==> flow/design.v <==
module band_scale(POT, audio, scaled, rst_n, clk);
input rst_n, clk;
input [11:0]POT;
input signed [15:0]audio;
output [15:0]scaled;
logic [23:0]potSq;
logic signed [12:0]signedPot; 
logic signed [28:0]FIRscaled; 
logic flagPos, flagNeg, upperZero, upperOnes;
logic [23:0] potSq_q1;
assign potSq = POT*POT;
always_ff @(posedge clk, negedge rst_n) begin
  if (!rst_n)
    potSq_q1 <= '0;
  else
    potSq_q1 <= potSq;
end
assign signedPot = {1'b0, potSq_q1[23:12]};
assign FIRscaled = signedPot * audio;
assign upperZero = !(FIRscaled[27] && FIRscaled[26] && FIRscaled[25]);
assign upperOnes = FIRscaled[27] || FIRscaled[26] || FIRscaled[25];
assign flagNeg = (FIRscaled[28] && upperZero);
assign flagPos = (!FIRscaled[28] && upperOnes);
assign scaled = flagNeg ? 16'h8000 :
		flagPos ? 16'h7FFF : 
		FIRscaled[25:10];
endmodule
module EQ_Engine(clk, rst_n, lft_lp_out, rght_lp_out, lft_b1_out, rght_b1_out, lft_b2_out, rght_b2_out, lft_b3_out, rght_b3_out, lft_hp_out, rght_hp_out, aud_out_lft, aud_out_rght, POT_LP, POT_B1, POT_B2, POT_B3, POT_HP, VOL_POT);
input clk, rst_n;
input [11:0] POT_LP, POT_B1, POT_B2, POT_B3, POT_HP, VOL_POT;
input signed [15:0] lft_lp_out, rght_lp_out, lft_b1_out, rght_b1_out, lft_b2_out, rght_b2_out, lft_b3_out, rght_b3_out, lft_hp_out, rght_hp_out;
output [15:0] aud_out_lft, aud_out_rght;
logic signed [15:0] scaled_lp_lft, scaled_b1_lft, scaled_b2_lft, scaled_b3_lft, scaled_hp_lft, scaled_lp_rght, scaled_b1_rght, scaled_b2_rght, scaled_b3_rght, scaled_hp_rght;
logic signed [15:0] scaled_lp_lft_ff, scaled_b1_lft_ff, scaled_b2_lft_ff, scaled_b3_lft_ff, scaled_hp_lft_ff, scaled_lp_rght_ff, scaled_b1_rght_ff, scaled_b2_rght_ff, scaled_b3_rght_ff, scaled_hp_rght_ff;
logic signed [15:0] band_scale_sum_lft_ff, band_scale_sum_rght_ff, band_scale_sum_rght, band_scale_sum_lft;
logic signed [28:0] aud_out_mult_lft, aud_out_mult_rght;
band_scale bsleftlp(.POT(POT_LP), .audio(lft_lp_out), .scaled(scaled_lp_lft_ff), .clk(clk), .rst_n(rst_n));
band_scale bsleftb1(.POT(POT_B1), .audio(lft_b1_out), .scaled(scaled_b1_lft_ff), .clk(clk), .rst_n(rst_n));
band_scale bsleftb2(.POT(POT_B2), .audio(lft_b2_out), .scaled(scaled_b2_lft_ff), .clk(clk), .rst_n(rst_n));
band_scale bsleftb3(.POT(POT_B3), .audio(lft_b3_out), .scaled(scaled_b3_lft_ff), .clk(clk), .rst_n(rst_n));
band_scale bslefthp(.POT(POT_HP), .audio(lft_hp_out), .scaled(scaled_hp_lft_ff), .clk(clk), .rst_n(rst_n));
assign band_scale_sum_lft_ff = (scaled_lp_lft + scaled_b1_lft + scaled_b2_lft + scaled_b3_lft + scaled_hp_lft);
assign aud_out_mult_lft = (band_scale_sum_lft * $signed({1'b0, VOL_POT}));
assign aud_out_lft = aud_out_mult_lft [27:12];
band_scale bsrightlp(.POT(POT_LP), .audio(rght_lp_out), .scaled(scaled_lp_rght_ff), .clk(clk), .rst_n(rst_n));
band_scale bsrightb1(.POT(POT_B1), .audio(rght_b1_out), .scaled(scaled_b1_rght_ff), .clk(clk), .rst_n(rst_n));
band_scale bsrightb2(.POT(POT_B2), .audio(rght_b2_out), .scaled(scaled_b2_rght_ff), .clk(clk), .rst_n(rst_n));
band_scale bsrightb3(.POT(POT_B3), .audio(rght_b3_out), .scaled(scaled_b3_rght_ff), .clk(clk), .rst_n(rst_n));
band_scale bsrighthp(.POT(POT_HP), .audio(rght_hp_out), .scaled(scaled_hp_rght_ff), .clk(clk), .rst_n(rst_n));
assign band_scale_sum_rght_ff = (scaled_lp_rght + scaled_b1_rght + scaled_b2_rght + scaled_b3_rght + scaled_hp_rght);
assign aud_out_mult_rght = (band_scale_sum_rght * $signed({1'b0, VOL_POT}));
assign aud_out_rght = aud_out_mult_rght [27:12];
always_ff @(posedge clk, negedge rst_n) begin
  if (!rst_n) begin
    scaled_lp_lft <= '0;
    scaled_b1_lft <= '0;
    scaled_b2_lft <= '0;
    scaled_b3_lft <= '0;
    scaled_hp_lft <= '0;
    scaled_lp_rght <= '0;
    scaled_b1_rght <= '0;
    scaled_b2_rght <= '0;
    scaled_b3_rght <= '0;
    scaled_hp_rght <= '0;
  end
  else begin
    scaled_lp_lft <= scaled_lp_lft_ff;
    scaled_b1_lft <= scaled_b1_lft_ff;
    scaled_b2_lft <= scaled_b2_lft_ff;
    scaled_b3_lft <= scaled_b3_lft_ff;
    scaled_hp_lft <= scaled_hp_lft_ff;
    scaled_lp_rght <= scaled_lp_rght_ff;
    scaled_b1_rght <= scaled_b1_rght_ff;
    scaled_b2_rght <= scaled_b2_rght_ff;
    scaled_b3_rght <= scaled_b3_rght_ff;
    scaled_hp_rght <= scaled_hp_rght_ff;
  end
end
always_ff @(posedge clk, negedge rst_n) begin
  if (!rst_n) begin
    band_scale_sum_lft <= '0;
    band_scale_sum_rght <= '0;
  end
  else begin
    band_scale_sum_lft <= band_scale_sum_lft_ff;
    band_scale_sum_rght <= band_scale_sum_rght_ff;
  end
end
endmodule
* Step by step through the tools: EQ_Engine
Each step is given for the RTL above and for the edited RTL. "unedited" refers to lines of the RTL above, "edited" to lines of the edited file. "difference" is "edited" less "unedited", of the values as shown; "relative change" is that difference over "unedited", in percent. Operators carry their Yosys type and port widths (W data, S select, Z words). Cell names lack the library's common part. A cell with n/a has no value.
Design: top EQ_Engine, clock input clk, standard-cell library sky130hd, library corner tt_025C_1v80

* The edit
Unified diff, file above to edited file. This change comes from a script, not from a designer. The edited design behaves differently; no optimisation was intended.
begin of diff
@@ -26,9 +26,11 @@
 		FIRscaled[25:10];
 endmodule
-module EQ_Engine(clk, rst_n, lft_lp_out, rght_lp_out, lft_b1_out, rght_b1_out, lft_b2_out, rght_b2_out, lft_b3_out, rght_b3_out, lft_hp_out, rght_hp_out, aud_out_lft, aud_out_rght, POT_LP, POT_B1, POT_B2, POT_B3, POT_HP, VOL_POT);
+module EQ_Engine(clk, rst_n, lft_lp_out, rght_lp_out, lft_b1_out, rght_b1_out, lft_b2_out_ext, rght_b2_out, lft_b3_out, rght_b3_out, lft_hp_out, rght_hp_out, aud_out_lft, aud_out_rght, POT_LP, POT_B1, POT_B2, POT_B3, POT_HP, VOL_POT);
 input clk, rst_n;
 input [11:0] POT_LP, POT_B1, POT_B2, POT_B3, POT_HP, VOL_POT;
-input signed [15:0] lft_lp_out, rght_lp_out, lft_b1_out, rght_b1_out, lft_b2_out, rght_b2_out, lft_b3_out, rght_b3_out, lft_hp_out, rght_hp_out;
+input signed [15:0] lft_lp_out, rght_lp_out, lft_b1_out, rght_b1_out, lft_b2_out_ext, rght_b2_out, lft_b3_out, rght_b3_out, lft_hp_out, rght_hp_out;
 output [15:0] aud_out_lft, aud_out_rght;
+logic signed [15:0] lft_b2_out;
+always_ff @(posedge clk) lft_b2_out <= lft_b2_out_ext;
 logic signed [15:0] scaled_lp_lft, scaled_b1_lft, scaled_b2_lft, scaled_b3_lft, scaled_hp_lft, scaled_lp_rght, scaled_b1_rght, scaled_b2_rght, scaled_b3_rght, scaled_hp_rght;
 logic signed [15:0] scaled_lp_lft_ff, scaled_b1_lft_ff, scaled_b2_lft_ff, scaled_b3_lft_ff, scaled_hp_lft_ff, scaled_lp_rght_ff, scaled_b1_rght_ff, scaled_b2_rght_ff, scaled_b3_rght_ff, scaled_hp_rght_ff;
end of diff

* Word level
Source: Yosys, flattened and elaborated, memories not mapped. Widths are those after wreduce; folded enables and synchronous resets count as part of the registers. Registers that Yosys merges into a memory's read port (data or address) are not register bits. Print and check cells do not count. Equal cells are merged and count once.
Storage and ports:
- register bits | unedited 312, edited 328, difference +16, relative change +5.13%
- bits of input ports | unedited 234, edited 234, difference 0, relative change 0.00%
- output and inout bits | unedited 32, edited 32, difference 0, relative change 0.00%
- cells after elaboration | unedited 142, edited 143, difference +1, relative change +0.70%
Cells by class:
- add/sub/neg operators | unedited 8, edited 8, difference 0, relative change 0.00%
- multiply operators | unedited 17, edited 17, difference 0, relative change 0.00%
- muxes and demuxes | unedited 20, edited 20, difference 0, relative change 0.00%
- reduce/logical cells | unedited 80, edited 80, difference 0, relative change 0.00%
Operator kinds equal on both sides are left out: 8.

* Longest topological paths
Yosys ltp: most cells in a row. Word level: on the elaborated netlist, between registers, memories and ports. Mapped: between sequential cells and ports; inverters and the memories' decode and read muxes count.
Logic depth:
- word-level depth | unedited 6, edited 6, difference 0, relative change 0.00%
- ABC_AREA | unedited 0, edited 0
- depth in mapped cells | unedited 27, edited 26, difference -1, relative change -3.70%
- depth with buffers taken out | unedited 24, edited 23, difference -1, relative change -4.17%

* Netlist
Yosys stat after the flow's synthesis: flattened, memories mapped to cells. It holds for the ABC_AREA given above (unset counts as 0); a run with the other value may have another netlist.
Synthesis totals:
- mapped cells | unedited 12052, edited 12264, difference +212, relative change +1.76%
- synthesis area (µm²) | unedited 110165.7, edited 111750.9, difference +1585.2, relative change +1.44%
- sequential part of the area (µm²) | unedited 6306.0, edited 6626.4, difference +320.4, relative change +5.08%
- flip-flops | unedited 252, edited 268, difference +16, relative change +6.35%
Cells by type:
- nand3_1 | unedited 30, edited 74, difference +44, relative change +146.67%
- a21o_1 | unedited 61, edited 86, difference +25, relative change +40.98%
- o21a_1 | unedited 145, edited 122, difference -23, relative change -15.86%
- inv_1 | unedited 3311, edited 3333, difference +22, relative change +0.66%
- dfxtp_1 | unedited 0, edited 16, difference +16
- nand2_1 | unedited 1308, edited 1323, difference +15, relative change +1.15%
- nand3b_1 | unedited 1, edited 16, difference +15, relative change +1500.00%
- a31oi_1 | unedited 18, edited 32, difference +14, relative change +77.78%
- and3_1 | unedited 18, edited 32, difference +14, relative change +77.78%
- nor4_1 | unedited 9, edited 23, difference +14, relative change +155.56%
- a21oi_2 | unedited 1, edited 14, difference +13, relative change +1300.00%
- nor3_1 | unedited 74, edited 82, difference +8, relative change +10.81%
- xnor2_1 | unedited 262, edited 255, difference -7, relative change -2.67%
- nor2b_1 | unedited 57, edited 64, difference +7, relative change +12.28%
- nand2b_1 | unedited 32, edited 25, difference -7, relative change -21.88%
- a41oi_1 | unedited 9, edited 2, difference -7, relative change -77.78%
- nor2_1 | unedited 261, edited 267, difference +6, relative change +2.30%
- xor2_1 | unedited 103, edited 97, difference -6, relative change -5.83%
Cell types equal on both sides are left out: 8. The list need not be complete. The figures by module come from a second, unflattened synthesis with its own total; it is not the netlist above.
Unflattened totals:
- cells (unflattened synthesis) | unedited 14599, edited 14615, difference +16, relative change +0.11%
- area total of the unflattened synthesis (µm²) | unedited 133797.1, edited 134117.4, difference +320.3, relative change +0.24%
Each row is one instance without its submodules.
By module, unedited:
- band_scale | instances 10, cells 1261, area 11233.3 µm², seq. area 300.3 µm²
- EQ_Engine | instances 1, cells 1989, area 21464.3 µm², seq. area 4804.6 µm²
By module, edited:
- band_scale | instances 10, cells 1261, area 11233.3 µm², seq. area 300.3 µm²
- EQ_Engine | instances 1, cells 2005, area 21784.6 µm², seq. area 5124.9 µm²

* Timing after synthesis
Path of least setup slack by OpenSTA after synthesis, without wires, with an ideal clock, recovery checks aside; 20% of the period is set as input and as output delay. Where synthesis merged equal registers, the netlist keeps one of their names.
Timing path after synthesis:
- path kind | unedited input -> output, edited input -> output
- start | unedited in VOL_POT[1], edited in VOL_POT[1]
- end | unedited out aud_out_rght[15], edited out aud_out_lft[15]
- clock period (ns) | unedited 12.0, edited 12.0, difference 0.0, relative change 0.00%
- input delay (ns) | unedited 2.400, edited 2.400, difference 0.000, relative change 0.00%
- external output delay (ns) | unedited 2.400, edited 2.400, difference 0.000, relative change 0.00%
- launch time at the first pin (ns) | unedited 2.400, edited 2.400, difference 0.000, relative change 0.00%
- data arrival time (ns) | unedited 8.031, edited 8.102, difference +0.071, relative change +0.88%
- required time (ns) | unedited 9.600, edited 9.600, difference 0.000, relative change 0.00%
- path slack (ns) | unedited 1.569, edited 1.498, difference -0.071
- path delay (ns) | unedited 5.631, edited 5.702, difference +0.071, relative change +1.26%
- stages on the path | unedited 22, edited 23, difference +1, relative change +4.55%
- path buffers | unedited 2, edited 2, difference 0, relative change 0.00%
- period reached after synthesis (ns) | unedited 10.431, edited 10.502, difference +0.071, relative change +0.68%
"path delay" is the arrival time less input delay plus setup time. A path that ends at an output port has no setup time. "stages on the path" counts driving pins, that of a launching flip-flop among them; a cell with two outputs on the path counts twice. "period reached after synthesis" is the clock period less the worst setup slack; recovery checks do not enter. This is arithmetic on one report: input and output delays are still those of the set period (20% each). Between the ends stands the longest chain of elaborated cells between them, by number of cells; it is not shown to be the way that was timed. Of several equally long chains one is given. A line is the first line of the expression or statement that the cell stems from. Yosys adds cells for indexed reads and writes and turns some case tables into memories.
On the way, after synthesis, unedited: cell sequence clkbuf_1 > clkbuf_1 > nand2_1 > fa_1 > inv_1 > fa_1 > fa_1 > inv_1 > fa_1 > inv_1 > fa_1 > ha_1 > nand4_1 > a2111oi_0 > nor3_1 > or4_1 > nand3_1 > o41ai_1 > o21ai_0 > o21a_1 > nor2_1 > xnor2_1, length of the longest elaborated chain 1
RTL lines, path after synthesis, unedited:
- start: declaration | RTL line 30 | input [11:0] POT_LP, POT_B1, POT_B2, POT_B3, POT_HP, VOL_POT;
- $mul A16 B13 Y28 | RTL line 51 | assign aud_out_mult_rght = (band_scale_sum_rght * $signed({1'b0, VOL_POT}));
- end: declaration | RTL line 32 | output [15:0] aud_out_lft, aud_out_rght;
On the way, after synthesis, edited: cell sequence clkbuf_1 > clkbuf_1 > nand2_1 > fa_1 > inv_1 > fa_1 > fa_1 > inv_1 > fa_1 > fa_1 > inv_1 > ha_1 > a21o_1 > a21o_1 > a21oi_1 > o21ai_1 > a21oi_1 > o21ai_1 > a221oi_1 > o21ai_1 > o21ai_1 > nor2_1 > or3_1, length of the longest elaborated chain 1
RTL lines, path after synthesis, edited:
- start: declaration | RTL line 30 | input [11:0] POT_LP, POT_B1, POT_B2, POT_B3, POT_HP, VOL_POT;
- $mul A16 B13 Y28 | RTL line 45 | assign aud_out_mult_lft = (band_scale_sum_lft * $signed({1'b0, VOL_POT}));
- end: declaration | RTL line 32 | output [15:0] aud_out_lft, aud_out_rght;

* Worst path after layout
Path of least setup slack in the final report of the runs of set A (OpenROAD, finished layout, wires in). Where an end is a register, its clock arrival counts in the times.
Timing path after layout:
- path kind | unedited input -> output, edited input -> output
- start | unedited in VOL_POT[1], edited in VOL_POT[3]
- end | unedited out aud_out_lft[15], edited out aud_out_lft[15]
- clock period (ns) | unedited 11.7, edited 11.7, difference 0.0, relative change 0.00%
- input delay (ns) | unedited 2.34, edited 2.34, difference 0.00, relative change 0.00%
- external output delay (ns) | unedited 2.34, edited 2.34, difference 0.00, relative change 0.00%
- launch time at the first pin (ns) | unedited 2.34, edited 2.34, difference 0.00, relative change 0.00%
- data arrival time (ns) | unedited 9.02, edited 8.97, difference -0.05, relative change -0.55%
- required time (ns) | unedited 9.36, edited 9.36, difference 0.00, relative change 0.00%
- path slack (ns) | unedited 0.34, edited 0.39, difference +0.05
- stages on the path | unedited 26, edited 25, difference -1, relative change -3.85%
- path buffers | unedited 4, edited 4, difference 0, relative change 0.00%
Between the ends stands the longest chain of elaborated cells between them, by number of cells; it is not shown to be the way that was timed. Of several equally long chains one is given.
On the way, after layout, unedited: cell sequence clkdlybuf4s50_1 > buf_12 > nand2_1 > fa_1 > inv_1 > fa_1 > fa_1 > inv_1 > fa_1 > fa_1 > inv_1 > ha_1 > a21o_1 > a21o_1 > a21oi_1 > o211ai_1 > a31oi_1 > buf_4 > nor2_1 > o2111ai_1 > a31oi_1 > a41oi_2 > nand2b_1 > a21oi_1 > xnor2_1 > clkdlybuf4s50_1, length of the longest elaborated chain 1
RTL lines, path after layout, unedited:
- start: declaration | RTL line 30 | input [11:0] POT_LP, POT_B1, POT_B2, POT_B3, POT_HP, VOL_POT;
- $mul A16 B13 Y28 | RTL line 43 | assign aud_out_mult_lft = (band_scale_sum_lft * $signed({1'b0, VOL_POT}));
- end: declaration | RTL line 32 | output [15:0] aud_out_lft, aud_out_rght;
On the way, after layout, edited: cell sequence clkdlybuf4s50_1 > buf_12 > nand2_1 > fa_1 > inv_1 > fa_1 > fa_1 > inv_1 > fa_1 > fa_1 > inv_1 > ha_1 > a21o_1 > a21o_1 > a21oi_1 > o21ai_1 > a21oi_1 > o21ai_1 > a221oi_1 > buf_4 > o21ai_1 > o21ai_1 > nor2_1 > or3_1 > clkdlybuf4s50_1, length of the longest elaborated chain 1
RTL lines, path after layout, edited:
- start: declaration | RTL line 30 | input [11:0] POT_LP, POT_B1, POT_B2, POT_B3, POT_HP, VOL_POT;
- $mul A16 B13 Y28 | RTL line 45 | assign aud_out_mult_lft = (band_scale_sum_lft * $signed({1'b0, VOL_POT}));
- end: declaration | RTL line 32 | output [15:0] aud_out_lft, aud_out_rght;

* Layout results
Both versions went through the flow (Yosys, OpenROAD) with the same settings in each pair. Constraints: input delay and output delay 20% of the set period each, output load 0.01 pF.
Flow settings, set A: CORE_UTILIZATION 45, PLACE_DENSITY 0.6, period_ns 11.7, CAP_MARGIN 20, CORE_MARGIN 2, SLEW_MARGIN 20
Results, set A:
- netlist area reported by Yosys (µm²) | unedited 110165.7, edited 111750.9, difference +1585.2, relative change +1.44%
- full die area (µm²) | unedited 248786.0, edited 252335.0, difference +3549.0, relative change +1.43%
- std-cell area (final layout) (µm²) | unedited 116878.0, edited 118529.0, difference +1651.0, relative change +1.41%
- utilization of the finished layout (%) | unedited 48.1, edited 48.1, difference 0.0
- setup slack of the worst path (ns) | unedited 0.335, edited 0.391, difference +0.056
- total negative setup slack (ns) | unedited 0.000, edited 0.000, difference 0.000
- lowest hold slack (ns) | unedited 0.607, edited 0.527, difference -0.080
- period achieved (ns) | unedited 11.365, edited 11.309, difference -0.056, relative change -0.49%
Flow settings, set B: CELL_PAD_IN_SITES_GLOBAL_PLACEMENT 2, CORE_UTILIZATION 31, CTS_CLUSTER_DIAMETER 39, CTS_CLUSTER_SIZE 81, GPL_ROUTABILITY_DRIVEN 0, MAX_ROUTING_LAYER met4, PLACE_DENSITY_LB_ADDON 0.12, TNS_END_PERCENT 20, period_ns 8.93, CAP_MARGIN 20, CORE_MARGIN 2, SLEW_MARGIN 20
Results, set B:
- netlist area reported by Yosys (µm²) | unedited 110165.7, edited 111750.9, difference +1585.2, relative change +1.44%
- full die area (µm²) | unedited 360156.0, edited 365305.0, difference +5149.0, relative change +1.43%
- std-cell area (final layout) (µm²) | unedited 124309.0, edited 124304.0, difference -5.0, relative change 0.00%
- utilization of the finished layout (%) | unedited 35.2, edited 34.6, difference -0.6
- setup slack of the worst path (ns) | unedited -0.197, edited -0.009, difference +0.188
- total negative setup slack (ns) | unedited -1.082, edited -0.009, difference +1.073
- lowest hold slack (ns) | unedited 0.616, edited 0.517, difference -0.099
- period achieved (ns) | unedited 9.127, edited 8.939, difference -0.188, relative change -2.06%
"period achieved" = clock period - worst setup slack. The figure is calculated, with input and output delays left at 20% of the set period.
